==> flow/design.v <==
module cordic_pipelined #(
    parameter MODE                    = 0,      
    parameter STAGES                  = 16,
    parameter CORDIC_WIDTH            = 16,
    parameter CORDIC_INTERNAL_WIDTH   = 20,
    parameter SFIXED_ZERO             = 32'd0,
    parameter SFIXED_PI               = 32'h3243F6A8,
    parameter SFIXED_PI_OVER_2        = 32'h1921FB54,
    parameter SFIXED_TWO_PI           = 32'h6487ED51
)(
    input  wire                                clk,
    input  wire                                rst,
    input  wire                                valid_in,
    input  wire  signed [CORDIC_WIDTH-1:0]      x_in,
    input  wire  signed [CORDIC_WIDTH-1:0]      y_in,
    input  wire  signed [CORDIC_INTERNAL_WIDTH-1:0] z_in,
    output reg                                 valid_out,
    output wire signed [CORDIC_WIDTH-1:0]      x_out,
    output wire signed [CORDIC_WIDTH-1:0]      y_out,
    output wire signed [CORDIC_WIDTH-1:0]      z_out
);
    wire signed [31:0] ANGLES [0:31];
    assign ANGLES[0]  = 32'h0000C90F;
    assign ANGLES[1]  = 32'h000076B1;
    assign ANGLES[2]  = 32'h00003EB6;
    assign ANGLES[3]  = 32'h00001FD5;
    assign ANGLES[4]  = 32'h00000FFA;
	 assign ANGLES[5]  = 32'h000007FF;
    assign ANGLES[6]  = 32'h000003FF;
    assign ANGLES[7]  = 32'h000001FF;
    assign ANGLES[8]  = 32'h000000FF;
    assign ANGLES[9]  = 32'h0000007F;
    assign ANGLES[10] = 32'h0000003F;
    assign ANGLES[11] = 32'h0000001F;
	  assign ANGLES[12] = 32'h0000000F;
    assign ANGLES[13] = 32'h00000007;
    assign ANGLES[14] = 32'h00000003;
    assign ANGLES[15] = 32'h00000001;
    assign ANGLES[16] = 32'h00000000;
    assign ANGLES[17] = 32'h00000000;
    assign ANGLES[18] = 32'h00000000;
	  assign ANGLES[19] = 32'h00000000;
    assign ANGLES[20] = 32'h00000000;
    assign ANGLES[21] = 32'h00000000;
    assign ANGLES[22] = 32'h00000000;
    assign ANGLES[23] = 32'h00000000;
    assign ANGLES[24] = 32'h00000000;
    assign ANGLES[25] = 32'h00000000;
    assign ANGLES[26] = 32'h00000000;
    assign ANGLES[27] = 32'h00000000;
	  assign ANGLES[28] = 32'h00000000;
    assign ANGLES[29] = 32'h00000000;
    assign ANGLES[30] = 32'h00000000;
    assign ANGLES[31] = 32'h00000000;
	  reg signed [CORDIC_INTERNAL_WIDTH-1:0] x_pipe [0:STAGES];
    reg signed [CORDIC_INTERNAL_WIDTH-1:0] y_pipe [0:STAGES];
    reg signed [CORDIC_INTERNAL_WIDTH-1:0] z_pipe [0:STAGES];
    reg [1:0]  quadrant_stages [0:STAGES];
    reg        valid_pipe      [0:STAGES];
    reg signed [CORDIC_INTERNAL_WIDTH-1:0] x_corrected,y_corrected,z_wrapped;
    localparam [31:0] PI_SH         = SFIXED_PI        >> 12;
    localparam [31:0] PI_OVER_2_SH  = SFIXED_PI_OVER_2 >> 12;
    localparam [31:0] TWO_PI_SH     = SFIXED_TWO_PI    >> 12;
    localparam signed [CORDIC_INTERNAL_WIDTH-1:0] Z_ZERO      = 0;
    localparam signed [CORDIC_INTERNAL_WIDTH-1:0] Z_PI        = PI_SH[CORDIC_INTERNAL_WIDTH-1:0];
    localparam signed [CORDIC_INTERNAL_WIDTH-1:0] Z_PI_OVER_2 = PI_OVER_2_SH[CORDIC_INTERNAL_WIDTH-1:0];
    localparam signed [CORDIC_INTERNAL_WIDTH-1:0] Z_TWO_PI    = TWO_PI_SH[CORDIC_INTERNAL_WIDTH-1:0];
    always @(posedge clk) begin
      if (rst) begin
         x_pipe[0] <= 0; y_pipe[0] <= 0; z_pipe[0] <= 0;
         quadrant_stages[0] <= 2'b00;
         valid_pipe[0] <= 0;
      end else begin
         z_wrapped = z_in;
         if (z_wrapped >  Z_PI)   z_wrapped =  z_wrapped-Z_TWO_PI;
         else if (z_wrapped <= -Z_PI) z_wrapped =  z_wrapped+Z_TWO_PI;
         if((z_wrapped>=Z_ZERO)&&(z_wrapped<=Z_PI_OVER_2)) begin
            quadrant_stages[0]<=2'b00;  z_pipe[0]<=z_wrapped;
         end
			else if((z_wrapped>Z_PI_OVER_2)&&((z_wrapped<=Z_PI)||(z_wrapped>= -Z_PI_OVER_2))) begin
            quadrant_stages[0]<=2'b01;  z_pipe[0]<=Z_PI-z_wrapped;
         end
         else if((z_wrapped<Z_ZERO)&&(z_wrapped>=-Z_PI_OVER_2)) begin
            quadrant_stages[0]<=2'b11;  z_pipe[0]<= -z_wrapped;
         end
			else begin
            quadrant_stages[0]<=2'b10;  z_pipe[0]<= -(Z_PI+z_wrapped);
         end
         x_pipe[0] <= {{(CORDIC_INTERNAL_WIDTH-CORDIC_WIDTH){x_in[CORDIC_WIDTH-1]}},x_in};
         y_pipe[0] <= {{(CORDIC_INTERNAL_WIDTH-CORDIC_WIDTH){y_in[CORDIC_WIDTH-1]}},y_in};
         valid_pipe[0] <= valid_in;
      end
   end
   genvar i;
   generate
      for (i=0; i<STAGES; i=i+1) begin : STAGES_GEN
         reg signed [CORDIC_INTERNAL_WIDTH-1:0] angle, dx, dy;
         reg sigma;
         always @(posedge clk) begin
           angle = ANGLES[i];
           sigma = (MODE==0) ? z_pipe[i][CORDIC_INTERNAL_WIDTH-1] : y_pipe[i][CORDIC_INTERNAL_WIDTH-1];
            dx    = (y_pipe[i] >>> i);
            dy    = (x_pipe[i] >>> i);
            if (sigma==0) begin
               x_pipe[i+1] <= x_pipe[i] - dx;
               y_pipe[i+1] <= y_pipe[i] + dy;
               z_pipe[i+1] <= z_pipe[i] - angle;
            end else begin
              x_pipe[i+1] <= x_pipe[i] + dx;
               y_pipe[i+1] <= y_pipe[i] - dy;
               z_pipe[i+1] <= z_pipe[i] + angle;
            end
            valid_pipe[i+1]      <= rst ? 1'b0 : valid_pipe[i];
            quadrant_stages[i+1] <= quadrant_stages[i];
         end
      end
   endgenerate
	 always @(posedge clk) begin
      case(quadrant_stages[STAGES])
         2'b00:  begin x_corrected <=  x_pipe[STAGES]; y_corrected <= y_pipe[STAGES]; end
         2'b11:  begin x_corrected <=  x_pipe[STAGES]; y_corrected <= -y_pipe[STAGES];end
         default:begin x_corrected <= -x_pipe[STAGES]; y_corrected <=  y_pipe[STAGES];end
      endcase
      valid_out <= rst ? 1'b0 : valid_pipe[STAGES];
   end
   assign x_out = x_corrected[CORDIC_WIDTH-1:0];
   assign y_out = y_corrected[CORDIC_WIDTH-1:0];
   assign z_out = z_pipe[STAGES][CORDIC_WIDTH-1:0];
endmodule
module cordic_oscillator #(
    parameter SFIXED_WIDTH = 32,            
    parameter CORDIC_WIDTH = 16,            
    parameter SFIXED_TWO_PI = 32'h6487ED51,          
    parameter SFIXED_ZERO   = 32'd0,
    parameter CORDIC_GAIN   = 16'h26DD           
	 )(
    input  wire                      clk,
    input  wire                      rst,
    input  wire                      ce,
    input  wire signed [SFIXED_WIDTH-1:0] tuning_word,
    output wire signed [CORDIC_WIDTH-1:0] sin_out,
    output wire signed [CORDIC_WIDTH-1:0] cos_out,
    output wire                      valid_out
);
    reg signed [SFIXED_WIDTH-1:0] phase_acc;
    reg signed [SFIXED_WIDTH-1:0] next_phase;
    localparam signed [SFIXED_WIDTH-1:0] TWO_PI_S = SFIXED_TWO_PI;
    always @(posedge clk) begin
        if (rst) begin
            phase_acc <= {SFIXED_WIDTH{1'b0}};
        end
		  else if (ce) begin
            next_phase = phase_acc + tuning_word;
            if (next_phase >= TWO_PI_S)
                phase_acc <= next_phase - TWO_PI_S;
            else if (next_phase < 0)
                phase_acc <= next_phase + TWO_PI_S;
            else
                phase_acc <= next_phase;
        end
    end
    wire signed [CORDIC_WIDTH-1:0] x_fixed  = CORDIC_GAIN;   
    wire signed [CORDIC_WIDTH-1:0] y_fixed  = {CORDIC_WIDTH{1'b0}};
    wire signed [CORDIC_WIDTH-1:0] x_out;
    wire signed [CORDIC_WIDTH-1:0] y_out;
    wire        valid_pipe;
	 cordic_pipelined cordic_inst (
        .clk       (clk),
        .rst       (rst),
        .x_in      (x_fixed),
        .y_in      (y_fixed),
        .z_in      (phase_acc[31:12]),
        .x_out     (x_out),
        .y_out     (y_out),
        .z_out     (),           
        .valid_in  (1'b1),
        .valid_out (valid_pipe)
    );
    assign sin_out   = y_out;
    assign cos_out   = x_out;
    assign valid_out = valid_pipe;
endmodule
# Reports on cordic_oscillator
# Module cordic_oscillator before and after one edit of its RTL, step after step.
# "orig" refers to lines of the RTL above, "edited" to lines of the edited file.
# "delta" is "edited" less "orig", of the values as shown; "change_rel_pct" is that difference over "orig", in percent.
# Operators carry their Yosys type and port widths (W data, S select, Z words).
# Library cell names are shortened.
# A cell with n/a has no value.
[inputs] design="cordic_oscillator" clk_port="clk" lib="sky130hd" pvt_corner="tt_025C_1v80"

# Edit of the RTL
# Unified diff, file above to edited file.
# A script made this edit. It changes what the design does and was not meant as an optimisation.
# begin of diff
@@ -2,5 +2,5 @@
     parameter MODE                    = 0,      
     parameter STAGES                  = 16,
-    parameter CORDIC_WIDTH            = 16,
+    parameter CORDIC_WIDTH            = 12,
     parameter CORDIC_INTERNAL_WIDTH   = 20,
     parameter SFIXED_ZERO             = 32'd0,
# end of diff

# Elaborated design
# Yosys after proc, flatten, opt, wreduce and memory -nomap, before mapping. Enables and synchronous resets that opt folds into registers are not counted as muxes. Print and check cells are not counted. Equal cells are merged and count once.
[op_classes] item="n_addsub" orig=102 edited=102 delta=0 change_rel_pct=0.00
[op_classes] item="n_cmp" orig=10 edited=10 delta=0 change_rel_pct=0.00
[op_classes] item="equal" orig=1 edited=1 delta=0 change_rel_pct=0.00
[op_classes] item="mux" orig=60 edited=60 delta=0 change_rel_pct=0.00
[op_classes] item="reduce_and_logical" orig=8 edited=8 delta=0 change_rel_pct=0.00
[op_table] op="$mux W16" orig=4 edited=0 delta=-4 change_rel_pct=-100.00
[op_table] op="$mux W12" orig=0 edited=4 delta=4
[op_table] op="$add A16 B5 Y16" orig=2 edited=0 delta=-2 change_rel_pct=-100.00
[op_table] op="$neg A16 Y16" orig=2 edited=0 delta=-2 change_rel_pct=-100.00
[op_table] op="$sub A16 B5 Y16" orig=2 edited=0 delta=-2 change_rel_pct=-100.00
[op_table] op="$add A12 B5 Y12" orig=0 edited=2 delta=2
[op_table] op="$neg A12 Y12" orig=0 edited=2 delta=2
[op_table] op="$sub A12 B5 Y12" orig=0 edited=2 delta=2
[op_table] op="$add A20 B14 Y20" orig=3 edited=2 delta=-1 change_rel_pct=-33.33
[op_table] op="$sub A20 B14 Y20" orig=3 edited=2 delta=-1 change_rel_pct=-33.33
[op_table] op="$add A20 B11 Y20" orig=2 edited=3 delta=1 change_rel_pct=50.00
[op_table] op="$sub A20 B11 Y20" orig=2 edited=3 delta=1 change_rel_pct=50.00
[op_table] op="$add A15 B19 Y20" orig=1 edited=0 delta=-1 change_rel_pct=-100.00
[op_table] op="$mux W14" orig=1 edited=0 delta=-1 change_rel_pct=-100.00
[op_table] op="$sub A1 B14 Y15 const A" orig=1 edited=0 delta=-1 change_rel_pct=-100.00
[op_table] op="$sub A15 B19 Y20" orig=1 edited=0 delta=-1 change_rel_pct=-100.00
[op_table] op="$add A12 B19 Y20" orig=0 edited=1 delta=1
[op_table] op="$mux W11" orig=0 edited=1 delta=1
[op_table] op="$sub A1 B11 Y12 const A" orig=0 edited=1 delta=1
[op_table] op="$sub A12 B19 Y20" orig=0 edited=1 delta=1
[op_table] op="$mux W20" orig=50 edited=50 delta=0 change_rel_pct=0.00
[op_table] op="$logic_and A1 B1 Y1" orig=3 edited=3 delta=0 change_rel_pct=0.00
[op_table] op="$mux W1" orig=3 edited=3 delta=0 change_rel_pct=0.00
[op_table] op="$add A20 B10 Y20" orig=2 edited=2 delta=0 change_rel_pct=0.00
[op_table] op="$add A20 B12 Y20" orig=2 edited=2 delta=0 change_rel_pct=0.00
[op_table] op="$add A20 B13 Y20" orig=2 edited=2 delta=0 change_rel_pct=0.00
[op_table] op="$add A20 B15 Y20" orig=2 edited=2 delta=0 change_rel_pct=0.00
[op_table] op="$add A20 B16 Y20" orig=2 edited=2 delta=0 change_rel_pct=0.00
# Not every row of either side is listed.
[bits] item="ff_bits" orig=1076 edited=1054 delta=-22 change_rel_pct=-2.04
[bits] item="input_bits" orig=35 edited=35 delta=0 change_rel_pct=0.00
[bits] item="out_inout_bits" orig=33 edited=33 delta=0 change_rel_pct=0.00
[bits] item="word_cells" orig=269 edited=269 delta=0 change_rel_pct=0.00

# Longest topological paths
# Depth = most cells in a row (Yosys ltp): at word level without a register or memory, in the mapped netlist without a sequential cell, where the memories' decode and read muxes count.
[logic_depth] item="word_depth" orig=9 edited=9 delta=0 change_rel_pct=0.00
[logic_depth] item="ABC_AREA" orig="0" edited="0"
[logic_depth] item="depth_mapped" orig=18 edited=18 delta=0 change_rel_pct=0.00
[logic_depth] item="mapped_depth_nobuf" orig=18 edited=18 delta=0 change_rel_pct=0.00

# Synthesis result
# Yosys stat after the flow's synthesis: flattened, memories mapped to cells. It holds for the ABC_AREA given above (unset counts as 0); a run with the other value may have another netlist.
[types] cell="xnor2_1" orig=704 edited=650 delta=-54 change_rel_pct=-7.67
[types] cell="a21oi_1" orig=599 edited=653 delta=54 change_rel_pct=9.02
[types] cell="nor3_1" orig=354 edited=313 delta=-41 change_rel_pct=-11.58
[types] cell="o21ai_0" orig=445 edited=406 delta=-39 change_rel_pct=-8.76
[types] cell="nand3_1" orig=150 edited=113 delta=-37 change_rel_pct=-24.67
[types] cell="nor2b_1" orig=157 edited=134 delta=-23 change_rel_pct=-14.65
[types] cell="o211ai_1" orig=41 edited=18 delta=-23 change_rel_pct=-56.10
[types] cell="dfxtp_1" orig=1011 edited=989 delta=-22 change_rel_pct=-2.18
[types] cell="xor2_1" orig=331 edited=351 delta=20 change_rel_pct=6.04
[types] cell="o21ai_1" orig=5 edited=24 delta=19 change_rel_pct=380.00
[types] cell="o21bai_1" orig=94 edited=76 delta=-18 change_rel_pct=-19.15
[types] cell="inv_1" orig=403 edited=387 delta=-16 change_rel_pct=-3.97
[types] cell="o41a_1" orig=16 edited=0 delta=-16 change_rel_pct=-100.00
[types] cell="ha_1" orig=914 edited=899 delta=-15 change_rel_pct=-1.64
[types] cell="a21boi_0" orig=52 edited=37 delta=-15 change_rel_pct=-28.85
[types] cell="nor2_1" orig=729 edited=715 delta=-14 change_rel_pct=-1.92
[types] cell="o22a_1" orig=1 edited=14 delta=13 change_rel_pct=1300.00
[types] cell="and2_1" orig=50 edited=39 delta=-11 change_rel_pct=-22.00
# Not every row of either side is listed.
[synth_totals] item="stdcells" orig=7932 edited=7703 delta=-229 change_rel_pct=-2.89
[synth_totals] item="area_um2" orig=68643.3 edited=66794.1 delta=-1849.2 change_rel_pct=-2.69
[synth_totals] item="seq_area_um2" orig=20239.4 edited=19799.0 delta=-440.4 change_rel_pct=-2.18
[synth_totals] item="ffs" orig=1011 edited=989 delta=-22 change_rel_pct=-2.18
[synth_totals] item="buf_cells" orig=135 edited=142 delta=7 change_rel_pct=5.19
# By module: a second synthesis without flattening, with its own total; a netlist apart from the flattened one above.
[unflattened] item="hier_cells" orig=8889 edited=8561 delta=-328 change_rel_pct=-3.69
[unflattened] item="area_unflattened_um2" orig=75862.8 edited=73163.9 delta=-2698.9 change_rel_pct=-3.56
# Rows give one instance, submodules left out.
[modules_orig] mod="cordic_pipelined" n_inst=1 n_cells=8236 area_um2=71128.2 seq_area_um2=21500.6
[modules_orig] mod="cordic_oscillator" n_inst=1 n_cells=653 area_um2=4734.5 seq_area_um2=640.6
[modules_edited] mod="cordic_pipelined" n_inst=1 n_cells=7900 area_um2=68369.3 seq_area_um2=20579.7
[modules_edited] mod="cordic_oscillator" n_inst=1 n_cells=661 area_um2=4794.6 seq_area_um2=640.6

# Timing after synthesis
# Source: OpenSTA report_checks on the synthesized netlist (no wires, ideal clock, input and output delay 20% of the period each), path of least setup slack; recovery checks are left aside. Register names are those of the netlist, which keeps one name where synthesis merged equal registers.
[synth_path] item="path_kind" orig="input to register" edited="input to register"
[synth_path] item="start" orig="input port (no name shown)" edited="input port (no name shown)"
[synth_path] item="end" orig="register phase_acc[22]" edited="register phase_acc[13]"
[synth_path] item="period_ns" orig=5.5 edited=5.5 delta=0.0 change_rel_pct=0.00
[synth_path] item="input_delay_ns" orig=1.100 edited=1.100 delta=0.000 change_rel_pct=0.00
[synth_path] item="setup_time_ns" orig=0.129 edited=0.122 delta=-0.007
[synth_path] item="t_first_pin_ns" orig=1.100 edited=1.100 delta=0.000 change_rel_pct=0.00
[synth_path] item="t_arrival_ns" orig=4.574 edited=4.413 delta=-0.161 change_rel_pct=-3.52
[synth_path] item="required_time_ns" orig=5.371 edited=5.378 delta=0.007 change_rel_pct=0.13
[synth_path] item="slack_ns" orig=0.798 edited=0.966 delta=0.168
[synth_path] item="delay_ns" orig=3.603 edited=3.435 delta=-0.168 change_rel_pct=-4.66
[synth_path] item="path_stages" orig=15 edited=15 delta=0 change_rel_pct=0.00
[synth_path] item="path_buffers" orig=1 edited=1 delta=0 change_rel_pct=0.00
[synth_path] item="synth_period_reached_ns" orig=4.702 edited=4.534 delta=-0.168 change_rel_pct=-3.57
# "delay_ns" is the arrival time less input delay plus setup time.
# "path_stages": output pins that drive a net of the path, with the launching flip-flop's if there is one; two outputs of one cell count as two.
# "synth_period_reached_ns" = period - worst setup slack (recovery checks aside). The figure is calculated, with input and output delays left at 20% of the set period.
# The rows between start and end are the longest chain of elaborated cells between them; the timing report does not say that the signal goes this way. Where chains are equally long, one stands for them.
# A line is the first line of the expression or statement that the cell stems from. Yosys adds cells for indexed reads and writes and turns some case tables into memories.
# At most two assigning lines are given for a register; there are more.
[synth_between_orig] cell_sequence="ha_1 > fa_1 > a21oi_1 > o2111ai_1 > and3_1 > o211ai_1 > a31oi_2 > a41oi_1 > xnor2_1 > or2_2 > o311a_1 > buf_2 > a31oi_1 > xor2_1 > o21ai_0" elab_chain_len=4 cells_between=7 cone_lines=5 cone_classes="3 x add/sub; 2 x compare; 2 x mux"
[synth_rtl_orig] item="start, declared" line=140
[synth_rtl_orig] item="$add A32 B32 Y32" line=153
[synth_rtl_orig] item="$add A32 B32 Y32" line=157 rtl="phase_acc <= next_phase + TWO_PI_S;"
[synth_rtl_orig] item="$mux W32" line=156 rtl="else if (next_phase < 0)"
[synth_rtl_orig] item="$mux W32" line=154 rtl="if (next_phase >= TWO_PI_S)"
[synth_rtl_orig] item="end, assigned" line=155 rtl="phase_acc <= next_phase - TWO_PI_S;"
[synth_rtl_orig] item="end, assigned" line=157
[synth_rtl_orig] item="end, declared" line=145 rtl="reg signed [SFIXED_WIDTH-1:0] phase_acc;"
[synth_between_edited] cell_sequence="ha_1 > fa_1 > a211o_1 > a21boi_1 > o211ai_1 > o311a_1 > nor3_1 > o221ai_1 > a2111oi_0 > o31a_1 > o21a_2 > buf_6 > nand2_1 > mux2i_1 > a221o_1" elab_chain_len=4 cells_between=7 cone_lines=5 cone_classes="3 x add/sub; 2 x compare; 2 x mux"
[synth_rtl_edited] item="start, declared" line=140
[synth_rtl_edited] item="$add A32 B32 Y32" line=153
[synth_rtl_edited] item="$add A32 B32 Y32" line=157 rtl="phase_acc <= next_phase + TWO_PI_S;"
[synth_rtl_edited] item="$mux W32" line=156 rtl="else if (next_phase < 0)"
[synth_rtl_edited] item="$mux W32" line=154 rtl="if (next_phase >= TWO_PI_S)"
[synth_rtl_edited] item="end, assigned" line=155 rtl="phase_acc <= next_phase - TWO_PI_S;"
[synth_rtl_edited] item="end, assigned" line=157
[synth_rtl_edited] item="end, declared" line=145 rtl="reg signed [SFIXED_WIDTH-1:0] phase_acc;"

# Timing after layout
# From the final timing report of the runs of set A: the path of least setup slack in the routed layout; clock arrival at registers is part of the times.
[layout_path] item="path_kind" orig="register to register" edited="input to register"
[layout_path] item="start" orig="register phase_acc[22]" edited="input port (no name shown)"
[layout_path] item="end" orig="register cordic_inst.z_pipe[0][3]" edited="register phase_acc[11]"
[layout_path] item="period_ns" orig=5.5 edited=5.5 delta=0.0 change_rel_pct=0.00
[layout_path] item="input_delay_ns" edited=1.10
[layout_path] item="setup_time_ns" orig=0.08 edited=0.07 delta=-0.01
[layout_path] item="t_first_pin_ns" orig=0.74 edited=1.10 delta=0.36 change_rel_pct=48.65
[layout_path] item="t_arrival_ns" orig=5.60 edited=5.59 delta=-0.01 change_rel_pct=-0.18
[layout_path] item="required_time_ns" orig=6.17 edited=6.17 delta=0.00 change_rel_pct=0.00
[layout_path] item="slack_ns" orig=0.57 edited=0.59 delta=0.02
[layout_path] item="path_stages" orig=13 edited=20 delta=7 change_rel_pct=53.85
[layout_path] item="path_buffers" orig=1 edited=6 delta=5 change_rel_pct=500.00
# The rows between start and end are the longest chain of elaborated cells between them; the timing report does not say that the signal goes this way. Where chains are equally long, one stands for them.
# At most two assigning lines are given for a register; there are more.
[layout_between_orig] cell_sequence="dfxtp_1 > o41ai_2 > a32oi_1 > a21oi_1 > a2111oi_4 > ha_1 > and3_1 > o2111ai_1 > o2bb2ai_2 > buf_4 > a21oi_1 > or3_1 > a21oi_1" elab_chain_len=9 cells_between=24 cone_classes="6 x add/sub; 8 x compare; 6 x mux; 4 x reduce/logical"
[layout_rtl_orig] item="start, declared" line=145 rtl="reg signed [SFIXED_WIDTH-1:0] phase_acc;"
[layout_rtl_orig] item="start, assigned" line=155 rtl="phase_acc <= next_phase - TWO_PI_S;"
[layout_rtl_orig] item="start, assigned" line=157 rtl="phase_acc <= next_phase + TWO_PI_S;"
[layout_rtl_orig] item="$le A20 B19 Y1" line=76 rtl="else if (z_wrapped <= -Z_PI) z_wrapped =  z_wrapped+Z_TWO_PI;"
[layout_rtl_orig] item="$mux W20" line=76
[layout_rtl_orig] item="$mux W20" line=75 rtl="if (z_wrapped >  Z_PI)   z_wrapped =  z_wrapped-Z_TWO_PI;"
[layout_rtl_orig] item="$mux W20" line=69 rtl="if (rst) begin"
[layout_rtl_orig] item="$add A19 B20 Y20" line=87 rtl="quadrant_stages[0]<=2'b10;  z_pipe[0]<= -(Z_PI+z_wrapped);"
[layout_rtl_orig] item="$neg A20 Y20" line=87
[layout_rtl_orig] item="$mux W20" line=83 rtl="else if((z_wrapped<Z_ZERO)&&(z_wrapped>=-Z_PI_OVER_2)) begin"
[layout_rtl_orig] item="$mux W20" line=80 rtl="else if((z_wrapped>Z_PI_OVER_2)&&((z_wrapped<=Z_PI)||(z_wrapped>= -Z_PI_OVER_2))) begin"
[layout_rtl_orig] item="$mux W20" line=77 rtl="if((z_wrapped>=Z_ZERO)&&(z_wrapped<=Z_PI_OVER_2)) begin"
[layout_rtl_orig] item="end, assigned" line=78 rtl="quadrant_stages[0]<=2'b00;  z_pipe[0]<=z_wrapped;"
[layout_rtl_orig] item="end, assigned" line=81 rtl="quadrant_stages[0]<=2'b01;  z_pipe[0]<=Z_PI-z_wrapped;"
[layout_rtl_orig] item="end, declared" line=57 rtl="reg signed [CORDIC_INTERNAL_WIDTH-1:0] z_pipe [0:STAGES];"
[layout_between_edited] cell_sequence="clkdlybuf4s50_1 > buf_4 > ha_1 > fa_1 > a211o_1 > a21boi_1 > o211ai_1 > o311a_1 > nor3_1 > o221ai_1 > a2111oi_0 > buf_4 > o31a_1 > buf_4 > o21a_2 > buf_12 > buf_4 > a31oi_1 > xor2_1 > o21ai_0" elab_chain_len=4 cells_between=7 cone_lines=5 cone_classes="3 x add/sub; 2 x compare; 2 x mux"
[layout_rtl_edited] item="start, declared" line=140
[layout_rtl_edited] item="$add A32 B32 Y32" line=153
[layout_rtl_edited] item="$add A32 B32 Y32" line=157 rtl="phase_acc <= next_phase + TWO_PI_S;"
[layout_rtl_edited] item="$mux W32" line=156 rtl="else if (next_phase < 0)"
[layout_rtl_edited] item="$mux W32" line=154 rtl="if (next_phase >= TWO_PI_S)"
[layout_rtl_edited] item="end, assigned" line=155 rtl="phase_acc <= next_phase - TWO_PI_S;"
[layout_rtl_edited] item="end, assigned" line=157
[layout_rtl_edited] item="end, declared" line=145 rtl="reg signed [SFIXED_WIDTH-1:0] phase_acc;"

# Measured runs
# Runs of the flow (Yosys, OpenROAD) on both versions; the two runs of a pair have the same settings. The constraints put input and output delay at 20% of the set period each and load the outputs with 0.01 pF.
[settings_set_A] period_ns=5.5 CAP_MARGIN=20 CORE_MARGIN=2 CORE_UTILIZATION=40 SLEW_MARGIN=20
[measured_set_A] item="post_synth_area_um2" orig=68643.3 edited=66794.1 delta=-1849.2 change_rel_pct=-2.69
[measured_set_A] item="design.die.area_um2" orig=174937.0 edited=170272.0 delta=-4665.0 change_rel_pct=-2.67
[measured_set_A] item="finish.stdcell_area_um2" orig=76636.0 edited=74666.6 delta=-1969.4 change_rel_pct=-2.57
[measured_set_A] item="utilization_pct" orig=44.8 edited=45.2 delta=0.4
[measured_set_A] item="ws_setup_ns" orig=0.574 edited=0.588 delta=0.014
[measured_set_A] item="setup_tns_ns" orig=0.000 edited=0.000 delta=0.000
[measured_set_A] item="hold_worst_slack_ns" orig=0.325 edited=0.324 delta=-0.001
[measured_set_A] item="period_reached_ns" orig=4.926 edited=4.912 delta=-0.014 change_rel_pct=-0.28
[settings_set_B] CAP_MARGIN=40 CORE_UTILIZATION=44 CTS_CLUSTER_DIAMETER=326 CTS_CLUSTER_SIZE=74 MIN_ROUTING_LAYER="met1" PLACE_DENSITY_LB_ADDON=0.28 TNS_END_PERCENT=60 period_ns=3.83 CORE_MARGIN=2 SLEW_MARGIN=20
[measured_set_B] item="post_synth_area_um2" orig=68643.3 edited=66794.1 delta=-1849.2 change_rel_pct=-2.69
[measured_set_B] item="design.die.area_um2" orig=159181.0 edited=154937.0 delta=-4244.0 change_rel_pct=-2.67
[measured_set_B] item="finish.stdcell_area_um2" orig=80405.9 edited=76891.2 delta=-3514.7 change_rel_pct=-4.37
[measured_set_B] item="utilization_pct" orig=52.1 edited=51.2 delta=-0.9
[measured_set_B] item="ws_setup_ns" orig=-0.015 edited=-0.107 delta=-0.092
[measured_set_B] item="setup_tns_ns" orig=-0.015 edited=-0.511 delta=-0.496
[measured_set_B] item="hold_worst_slack_ns" orig=0.341 edited=0.348 delta=0.007
[measured_set_B] item="period_reached_ns" orig=3.845 edited=3.937 delta=0.092 change_rel_pct=2.39
# "period_reached_ns" means the clock period less the worst setup slack. The figure is calculated, with input and output delays left at 20% of the set period.
